==> flow/design.v <==
`timescale 1ns / 1ps
module cordic_sin_cos
(
    input clk,
    input reset_n,
    input i_call,
    input [31:0] i_data,
    output o_done,
    output [31:0] o_cos,
    output [31:0] o_sin
);
cordic_sin_cos_core u_sin_cos (
    .clk     ( clk ),
    .reset_n ( reset_n ),
    .i_call  ( i_call ),
    .i_data  ( i_data ),
    .o_done  ( o_done ),
    .o_cos   ( o_cos ),
    .o_sin   ( o_sin )
);
endmodule
module cordic_sin_cos_core(
    clk,
    reset_n,
    i_call,
    i_data,
    o_done,
    o_cos,
    o_sin
);
     input clk;
     input reset_n;
	 input i_call; 
	 input signed [31:0] i_data;
	 output o_done;
	 output signed [31:0] o_cos;
	 output signed [31:0] o_sin;	 
	 function [31:0] atan;
	    input [3:0] idx;
	    case( idx )
	       4'd0: atan = 32'd2949120;  4'd1: atan = 32'd1740992;  4'd2: atan = 32'd919872;  4'd3: atan = 32'd466944;
	       4'd4: atan = 32'd234368;   4'd5: atan = 32'd117312;   4'd6: atan = 32'd58688;   4'd7: atan = 32'd29312;
	       4'd8: atan = 32'd14656;    4'd9: atan = 32'd7360;     4'd10: atan = 32'd3648;   4'd11: atan = 32'd1856;
	       4'd12: atan = 32'd896;     4'd13: atan = 32'd448;     4'd14: atan = 32'd256;    default: atan = 32'd128;
	    endcase
	 endfunction
	 reg signed [31:0]x,y,tx,ty,deg,rcos,rsin;
	 reg [7:0]i,seg;
	 reg isdone,isnegcos,isnegsin,isswap;
	 always @ ( posedge clk or negedge reset_n )
	 if( !reset_n )
	 begin
	    { x,y,deg,rcos,rsin } <= { 32'd0,32'd0,32'd0,32'd0,32'd0};
		i <= 8'd0;
		{ isdone,isnegcos,isnegsin,isswap } <= { 1'b0,1'b0,1'b0,1'b0 };
	 end
	 else if( i_call )
	 case( i )       
  	    0:
		begin
		   seg = i_data / 90;
		   if( seg == 0 ) 
		   begin 
		   	  deg <= i_data; 
		   	  isnegcos <= 0; 
		   	  isnegsin <= 0; 
		   	  isswap <= 0; 
		   end
		   else if( seg == 1 ) 
		   begin 
		   	  deg <= i_data - 90; 
		   	  isnegcos <= 1; 
		   	  isnegsin <= 0; 
		   	  isswap <= 1; 
		   end
		   else if( seg == 2 ) 
		   begin 
		   	  deg <= i_data - 180; 
		   	  isnegcos <= 1; 
		   	  isnegsin <= 1; 
		   	  isswap <= 0; 
		   end
		   else if( seg == 3 ) 
		   begin 
		   	  deg <= i_data - 270; 
		   	  isnegcos <= 0; 
		   	  isnegsin <= 1; 
		   	  isswap <= 1;  
		   end 
		   i <= i + 1'b1;
	    end		 
		1:
		begin 
		   x <= 32'd39797; 
		   y <= 32'd0; 
		   deg <= deg << 16; 
		   i <= i + 1'b1; 
		end					 
		2,3,4,5,6,7,8,9,10,11,12,13,14,15,16,17:
		if( deg > 0 )
		begin
		   ty = y >>> i-2;
		   tx = x >>> i-2;
		   x <= x - ty;
		   y <= y + tx;
		   deg <= deg - atan(i-2);
		   i <= i + 1'b1;
		end
		else
		begin
		   ty = y >>> i-2;
		   tx = x >>> i-2;
		   x <= x + ty ;
		   y <= y - tx ;
		   deg <= deg + atan(i-2);
		   i <= i + 1'b1;
		end
		18:
		begin 
		   {rcos,rsin} <= isswap ? { y,x } : { x,y }; 
		   i <= i + 1'b1; 
		end			
		19:
		begin 
		   isdone <= 1'b1; 
		   i <= i + 1'b1; 
		end		
		20:
		begin 
		   isdone <= 1'b0; 
		   i <= 8'd0; 
		end		   
	 endcase
	 assign o_done = isdone;
	 assign o_cos = isnegcos ? -(rcos) : rcos;
	 assign o_sin = isnegsin ? -(rsin) : rsin;
endmodule
; Tool chain data of cordic_sin_cos
; Each step is given for the RTL above and for the edited RTL.
; "orig" refers to lines of the RTL above, "edited" to lines of the edited file.
; "change": "edited" minus "orig" as printed here.
; Library cell names are shortened.
; The mark - stands for no value.
[design]
design = cordic_sin_cos
clk_port = clk
lib = sky130hd
lib_corner = tt_025C_1v80

; The edit
; Unified diff, file above to edited file.
; The edit is scripted, without regard to the design's behaviour, which it may alter; it was not made to optimise anything.
; begin of diff
@@ -7,5 +7,5 @@
     input [31:0] i_data,
     output o_done,
-    output [31:0] o_cos,
+    output [30:0] o_cos,
     output [31:0] o_sin
 );
; end of diff

; After elaboration
; Source: Yosys, flattened and elaborated, memories not mapped. Widths are those after wreduce. Registers that Yosys merges into a memory's read port (data or address) are not register bits. Print and check cells do not count.
; Memory sizes are those after Yosys's memory passes, which may raise the word count (mostly to a power of two), join words into wider ones and drop unused or constant bits.
[word_totals]
columns = element, orig, edited, change
row1 = register_bits, 172, 171, -1
row2 = rom_bits, 512, 512, 0
row3 = memories, 2, 2, 0
row4 = inputBits, 35, 35, 0
row5 = out_inout_bits, 65, 64, -1
row6 = wordCells, 100, 100, 0
[classes]
columns = element, orig, edited, change
row1 = addsub, 13, 13, 0
row2 = div, 1, 1, 0
row3 = cmp, 1, 1, 0
row4 = n_eq, 24, 24, 0
row5 = shift, 2, 2, 0
row6 = n_mux, 32, 32, 0
row7 = n_reduce_logical, 15, 15, 0
[memory_table]
columns = element, orig, edited
row1 = memory_list, 16x16 r1 w0; 16x16 r1 w0, 16x16 r1 w0; 16x16 r1 w0
[ops]
columns = operator, orig, edited, change
row1 = 32-bit two-way mux, 15, 14, -1
row2 = 32-bit negator, 2, 1, -1
row3 = 64-bit two-way mux, 1, 0, -1
row4 = 31-bit two-way mux, 0, 1, 1
row5 = 63-bit two-way mux, 0, 1, 1
row6 = 31-bit negator, 0, 1, 1
row7 = 1-bit two-way mux, 11, 11, 0
row8 = 8-bit by 4-bit equality test with 1-bit output (second input constant), 8, 8, 0
row9 = 8-bit by 5-bit equality test with 1-bit output (second input constant), 5, 5, 0
row10 = 8-bit by 2-bit equality test with 1-bit output (second input constant), 4, 4, 0
row11 = 8-bit by 3-bit equality test with 1-bit output (second input constant), 4, 4, 0
row12 = 2-bit AND reduction, 4, 4, 0
row13 = 32-bit adder, 3, 3, 0
row14 = 2-bit nonzero test, 3, 3, 0
row15 = 32-bit subtractor, 3, 3, 0
row16 = 8-bit by 1-bit equality test with 1-bit output (second input constant), 2, 2, 0
row17 = 8-bit zero test, 2, 2, 0
row18 = 32-bit case mux with 2-bit select, 2, 2, 0
row19 = 3-bit AND reduction, 2, 2, 0
row20 = 32-bit by 32-bit >>> shifter with 32-bit output, 2, 2, 0
row21 = 8-bit by 1-bit adder with 8-bit output (second input constant), 1, 1, 0
row22 = 32-bit by 8-bit divider with 32-bit output (second input constant), 1, 1, 0
row23 = 32-bit by 1-bit greater-than comparator with 1-bit output (second input constant), 1, 1, 0
row24 = 5-bit by 1-bit != test with 1-bit output (second input constant), 1, 1, 0
row25 = 1-bit case mux with 2-bit select, 1, 1, 0
row26 = 32-bit case mux with 3-bit select, 1, 1, 0
row27 = 8-bit case mux with 2-bit select, 1, 1, 0
row28 = 3-bit nonzero test, 1, 1, 0
; The list need not be complete.

; Logic depth
; Yosys ltp: most cells in a row. Word level: on the elaborated netlist, between registers, memories and ports. Mapped: between sequential cells and ports; inverters and the memories' decode and read muxes count.
[logic_depth]
columns = element, orig, edited, change
row1 = word_depth, 7, 7, 0
row2 = ABC_AREA, 0, 0, -
row3 = mapped_depth, 101, 98, -3
row4 = ltp_nobuf, 80, 81, 1

; Mapped cells and area
; The flow's flattened synthesis, as Yosys stat reports it; memories are mapped. The netlist is that of the ABC_AREA named above (0 if unset); the other value can give another one.
[types]
columns = cell, orig, edited, change
row1 = clkbuf_1, 174, 130, -44
row2 = nor2_1, 359, 320, -39
row3 = nand2_1, 451, 487, 36
row4 = a211oi_1, 39, 60, 21
row5 = o211ai_1, 55, 36, -19
row6 = or3_1, 44, 26, -18
row7 = a221oi_1, 28, 10, -18
row8 = buf_4, 10, 27, 17
row9 = o21ai_1, 42, 58, 16
row10 = o22ai_1, 40, 24, -16
row11 = o21a_1, 24, 39, 15
row12 = o21ai_0, 363, 349, -14
row13 = a21oi_1, 288, 274, -14
row14 = xor2_1, 86, 100, 14
row15 = nor2b_1, 18, 31, 13
row16 = buf_6, 3, 16, 13
row17 = nand3_1, 87, 97, 10
row18 = buf_2, 30, 20, -10
; The list need not be complete.
[mapped]
columns = element, orig, edited, change
row1 = mapped_cells, 3904, 3841, -63
row2 = mapped_area_um2, 28348.4, 28172.0, -176.4
row3 = sequential_area_um2, 4304.1, 4279.1, -25.0
row4 = ff_cells, 172, 171, -1
row5 = buf_cells, 235, 225, -10
; The figures by module come from a second, unflattened synthesis with its own total; it is not the netlist above.
[unflattened]
columns = element, orig, edited, change
row1 = cells_unflattened, 3875, 3875, 0
row2 = area_unflattened_um2, 28511.1, 28511.1, 0.0
; Each row is one instance without its submodules.
[by_module_orig]
columns = mod, instances, n_cells, mod_area_um2, seq_area_um2
row1 = cordic_sin_cos_core, 1, 3875, 28511.1, 4304.1
row2 = cordic_sin_cos, 1, 0, 0.0, 0.0
[by_module_edited]
columns = mod, instances, n_cells, mod_area_um2, seq_area_um2
row1 = cordic_sin_cos_core, 1, 3875, 28511.1, 4304.1
row2 = cordic_sin_cos, 1, 0, 0.0, 0.0

; Worst setup path after synthesis
; OpenSTA on the mapped netlist: ideal clock, no wires. The path of least setup slack (recovery checks aside). Input and output delay are each 20% of the period. Register names are those of the netlist, which keeps one name where synthesis merged equal registers.
[synth_timing]
columns = element, orig, edited, change
row1 = kind, in2reg, in2reg, -
row2 = startpoint, input i_data[3], input i_data[3], -
row3 = endpoint, register u_sin_cos.deg[14], register u_sin_cos.deg[16], -
row4 = period_ps, 30000, 30000, 0
row5 = input_delay_ps, 6000, 6000, 0
row6 = setup_time_ps, 127, 125, -2
row7 = launch_ps, 6000, 6000, 0
row8 = t_arrival_ps, 26511, 26791, 280
row9 = required_ps, 29873, 29875, 2
row10 = slack_ps, 3362, 3084, -278
row11 = delay_ps, 20638, 20916, 278
row12 = stages, 93, 88, -5
row13 = path_buffers, 14, 9, -5
row14 = period_less_setup_slack_ps, 26638, 26916, 278
; "delay_ps" = arrival - input delay + setup time.
; "stages": output pins that drive a net of the path, with the launching flip-flop's if there is one; two outputs of one cell count as two.
; "period_less_setup_slack_ps" = period - worst setup slack (recovery checks aside). The figure is calculated, with input and output delays left at 20% of the set period.
; Between the ends stands the longest chain of elaborated cells between them, by number of cells; it is not shown to be the way that was timed. Of several equally long chains one is given.
; Each line given opens the expression or statement behind the cell; cells for indexed reads and writes are added by Yosys, which also makes memories of some case tables.
; At most two assigning lines are given for a register; there are more.
[synth_via_orig]
path_cell_list = buf_2 > inv_1 > ha_1 > and4bb_1 > nand3_2 > o32a_1 > and2_1 > buf_2 > or4_1 > a21boi_2 > or2_1 > buf_4 > nor2_2 > o311ai_4 > mux2_1 > o21a_1 > or4_4 > nand2_1 > [57 not listed] > clkbuf_1 > o211ai_1 > o211ai_4 > a21oi_1 > clkbuf_1 > clkbuf_1 > ha_1 > nand2_1 > nand2b_1 > a21oi_1 > a311o_1 > nor2_1 > a211oi_4 > a31o_1 > a2111o_1 > xnor2_1 > a221oi_1 > nor2_1
elab_chain_len = 7
cone_cells = 15
cone_lines = 9
cone_classes = add/sub: 3; div: 1; eq/ne: 4; mux: 5; reduce/logical: 2
[synth_lines_orig]
columns = element, line
row1 = start: declaration, 7  ; input [31:0] i_data,
row2 = 32-bit by 8-bit divider with 32-bit output, 61  ; seg = i_data / 90;
row3 = 8-bit by 2-bit equality test with 1-bit output, 83  ; else if( seg == 3 )
row4 = 32-bit two-way mux, 83
row5 = 32-bit two-way mux, 76  ; else if( seg == 2 )
row6 = 32-bit two-way mux, 69  ; else if( seg == 1 )
row7 = 32-bit two-way mux, 62  ; if( seg == 0 )
row8 = 32-bit case mux with 3-bit select, 58  ; case( i )
row9 = end: assignment, 64  ; deg <= i_data;
row10 = end: assignment, 71  ; deg <= i_data - 90;
row11 = end: declaration, 47  ; reg signed [31:0]x,y,tx,ty,deg,rcos,rsin;
[synth_via_edited]
path_cell_list = buf_2 > inv_1 > ha_1 > nor4bb_1 > nand3_1 > o21ai_1 > or4b_1 > and2_1 > buf_6 > o31a_1 > nor4_4 > a21oi_1 > o211a_1 > buf_4 > a311o_1 > a2111oi_1 > o22ai_1 > a21o_1 > [52 not listed] > a21o_1 > nand3_1 > o221a_2 > xnor2_1 > a221oi_4 > buf_6 > ha_1 > inv_1 > nor2_1 > a21oi_1 > o31ai_1 > o221ai_2 > a221oi_4 > mux2_1 > a211oi_1 > xnor2_1 > o21ai_1 > mux2_2
elab_chain_len = 7
cone_cells = 15
cone_lines = 9
cone_classes = add/sub: 3; div: 1; eq/ne: 4; mux: 5; reduce/logical: 2
[synth_lines_edited]
columns = element, line
row1 = start: declaration, 7  ; input [31:0] i_data,
row2 = 32-bit by 8-bit divider with 32-bit output, 61  ; seg = i_data / 90;
row3 = 8-bit by 2-bit equality test with 1-bit output, 83  ; else if( seg == 3 )
row4 = 32-bit two-way mux, 83
row5 = 32-bit two-way mux, 76  ; else if( seg == 2 )
row6 = 32-bit two-way mux, 69  ; else if( seg == 1 )
row7 = 32-bit two-way mux, 62  ; if( seg == 0 )
row8 = 32-bit case mux with 3-bit select, 58  ; case( i )
row9 = end: assignment, 64  ; deg <= i_data;
row10 = end: assignment, 71  ; deg <= i_data - 90;
row11 = end: declaration, 47  ; reg signed [31:0]x,y,tx,ty,deg,rcos,rsin;

; Timing after layout
; Path of least setup slack in the final report of each run of pair 1 (OpenROAD, finished layout, wires in). Where an end is a register, its clock arrival counts in the times.
; The report prints the path's times to 10 ps; the period is as set.
[layout_timing]
columns = element, orig, edited, change
row1 = kind, in2reg, in2reg, -
row2 = startpoint, input i_data[14], input i_data[19], -
row3 = endpoint, register u_sin_cos.deg[13], register u_sin_cos.deg[16], -
row4 = period_ps, 29100, 29100, 0
row5 = input_delay_ps, 5820, 5820, 0
row6 = setup_time_ps, 110, 110, 0
row7 = launch_ps, 5820, 5820, 0
row8 = t_arrival_ps, 28350, 28190, -160
row9 = required_ps, 29460, 29450, -10
row10 = slack_ps, 1110, 1260, 150
row11 = stages, 82, 88, 6
row12 = path_buffers, 5, 11, 6
; Between the ends stands the longest chain of elaborated cells between them, by number of cells; it is not shown to be the way that was timed. Of several equally long chains one is given.
; At most two assigning lines are given for a register; there are more.
[layout_via_orig]
path_cell_list = clkdlybuf4s50_1 > nor4_2 > nand4_1 > o211a_1 > o21ai_2 > a211oi_2 > or3_1 > or3_1 > mux2i_2 > o2111ai_1 > and3_1 > or2_1 > a21oi_1 > nor2_1 > a21oi_1 > a21oi_4 > buf_4 > o211ai_2 > [46 not listed] > o311ai_0 > o221ai_1 > a21o_1 > o211ai_1 > o211ai_4 > a21oi_2 > ha_1 > nand2_1 > nor4b_1 > a311o_1 > nor2_1 > a211oi_4 > buf_4 > nor3b_4 > o221ai_2 > xnor2_1 > a221oi_1 > nor2_1
elab_chain_len = 7
cone_cells = 12
cone_lines = 6
cone_classes = div: 1; eq/ne: 4; mux: 5; reduce/logical: 2
[layout_lines_orig]
columns = element, line
row1 = start: declaration, 7  ; input [31:0] i_data,
row2 = 32-bit by 8-bit divider with 32-bit output, 61  ; seg = i_data / 90;
row3 = 8-bit by 2-bit equality test with 1-bit output, 83  ; else if( seg == 3 )
row4 = 32-bit two-way mux, 83
row5 = 32-bit two-way mux, 76  ; else if( seg == 2 )
row6 = 32-bit two-way mux, 69  ; else if( seg == 1 )
row7 = 32-bit two-way mux, 62  ; if( seg == 0 )
row8 = 32-bit case mux with 3-bit select, 58  ; case( i )
row9 = end: assignment, 64  ; deg <= i_data;
row10 = end: assignment, 71  ; deg <= i_data - 90;
row11 = end: declaration, 47  ; reg signed [31:0]x,y,tx,ty,deg,rcos,rsin;
[layout_via_edited]
path_cell_list = clkdlybuf4s50_1 > nor4_4 > nand4_1 > o21ai_1 > or4b_1 > and2_1 > o31a_1 > buf_4 > nor4_4 > a21oi_1 > o211a_1 > a311o_1 > a2111oi_1 > o22ai_1 > a21oi_2 > buf_4 > o22a_4 > o21ai_1 > [52 not listed] > xnor2_1 > nor3_1 > a32oi_1 > a221oi_4 > a221oi_4 > ha_1 > inv_1 > nor2_1 > a21oi_1 > o31ai_1 > o221ai_2 > a221oi_4 > buf_12 > mux2_1 > a211oi_1 > xnor2_1 > o21ai_1 > mux2_2
elab_chain_len = 7
cone_cells = 12
cone_lines = 6
cone_classes = div: 1; eq/ne: 4; mux: 5; reduce/logical: 2
[layout_lines_edited]
columns = element, line
row1 = start: declaration, 7  ; input [31:0] i_data,
row2 = 32-bit by 8-bit divider with 32-bit output, 61  ; seg = i_data / 90;
row3 = 8-bit by 2-bit equality test with 1-bit output, 83  ; else if( seg == 3 )
row4 = 32-bit two-way mux, 83
row5 = 32-bit two-way mux, 76  ; else if( seg == 2 )
row6 = 32-bit two-way mux, 69  ; else if( seg == 1 )
row7 = 32-bit two-way mux, 62  ; if( seg == 0 )
row8 = 32-bit case mux with 3-bit select, 58  ; case( i )
row9 = end: assignment, 64  ; deg <= i_data;
row10 = end: assignment, 71  ; deg <= i_data - 90;
row11 = end: declaration, 47  ; reg signed [31:0]x,y,tx,ty,deg,rcos,rsin;

; Layout results
; Runs of the flow (Yosys, OpenROAD) on both versions; the two runs of a pair have the same settings. The constraints put input and output delay at 20% of the set period each and load the outputs with 0.01 pF.
[flow_settings_pair_1]
period_ns = 29.1
CAP_MARGIN = 20
CORE_MARGIN = 2
CORE_UTILIZATION = 40
SLEW_MARGIN = 20
[measured_pair_1]
columns = element, orig, edited, change
row1 = yosys_chip_area_um2, 28348.4, 28172.0, -176.4
row2 = design.die.area_um2, 73016.1, 72568.3, -447.8
row3 = fin_util_pct, 45.2, 45.2, 0.0
row4 = setup_ws_ps, 1110, 1262, 152
row5 = hold_ws_ps, 468, 408, -60
[flow_settings_pair_2]
CORE_ASPECT_RATIO = 1.03
CORE_UTILIZATION = 45
CTS_CLUSTER_SIZE = 27
GPL_ROUTABILITY_DRIVEN = 0
HOLD_SLACK_MARGIN = 0.06
MAX_ROUTING_LAYER = met5
PLACE_DENSITY_LB_ADDON = 0.21
SETUP_SLACK_MARGIN = -0.11
TNS_END_PERCENT = 70
period_ns = 43.0
CAP_MARGIN = 20
CORE_MARGIN = 2
SLEW_MARGIN = 20
[measured_pair_2]
columns = element, orig, edited, change
row1 = yosys_chip_area_um2, 28348.4, 28172.0, -176.4
row2 = design.die.area_um2, 65020.2, 64623.0, -397.2
row3 = fin_util_pct, 48.8, 48.2, -0.6
row4 = setup_ws_ps, 8328, 8063, -265
row5 = hold_ws_ps, 477, 418, -59
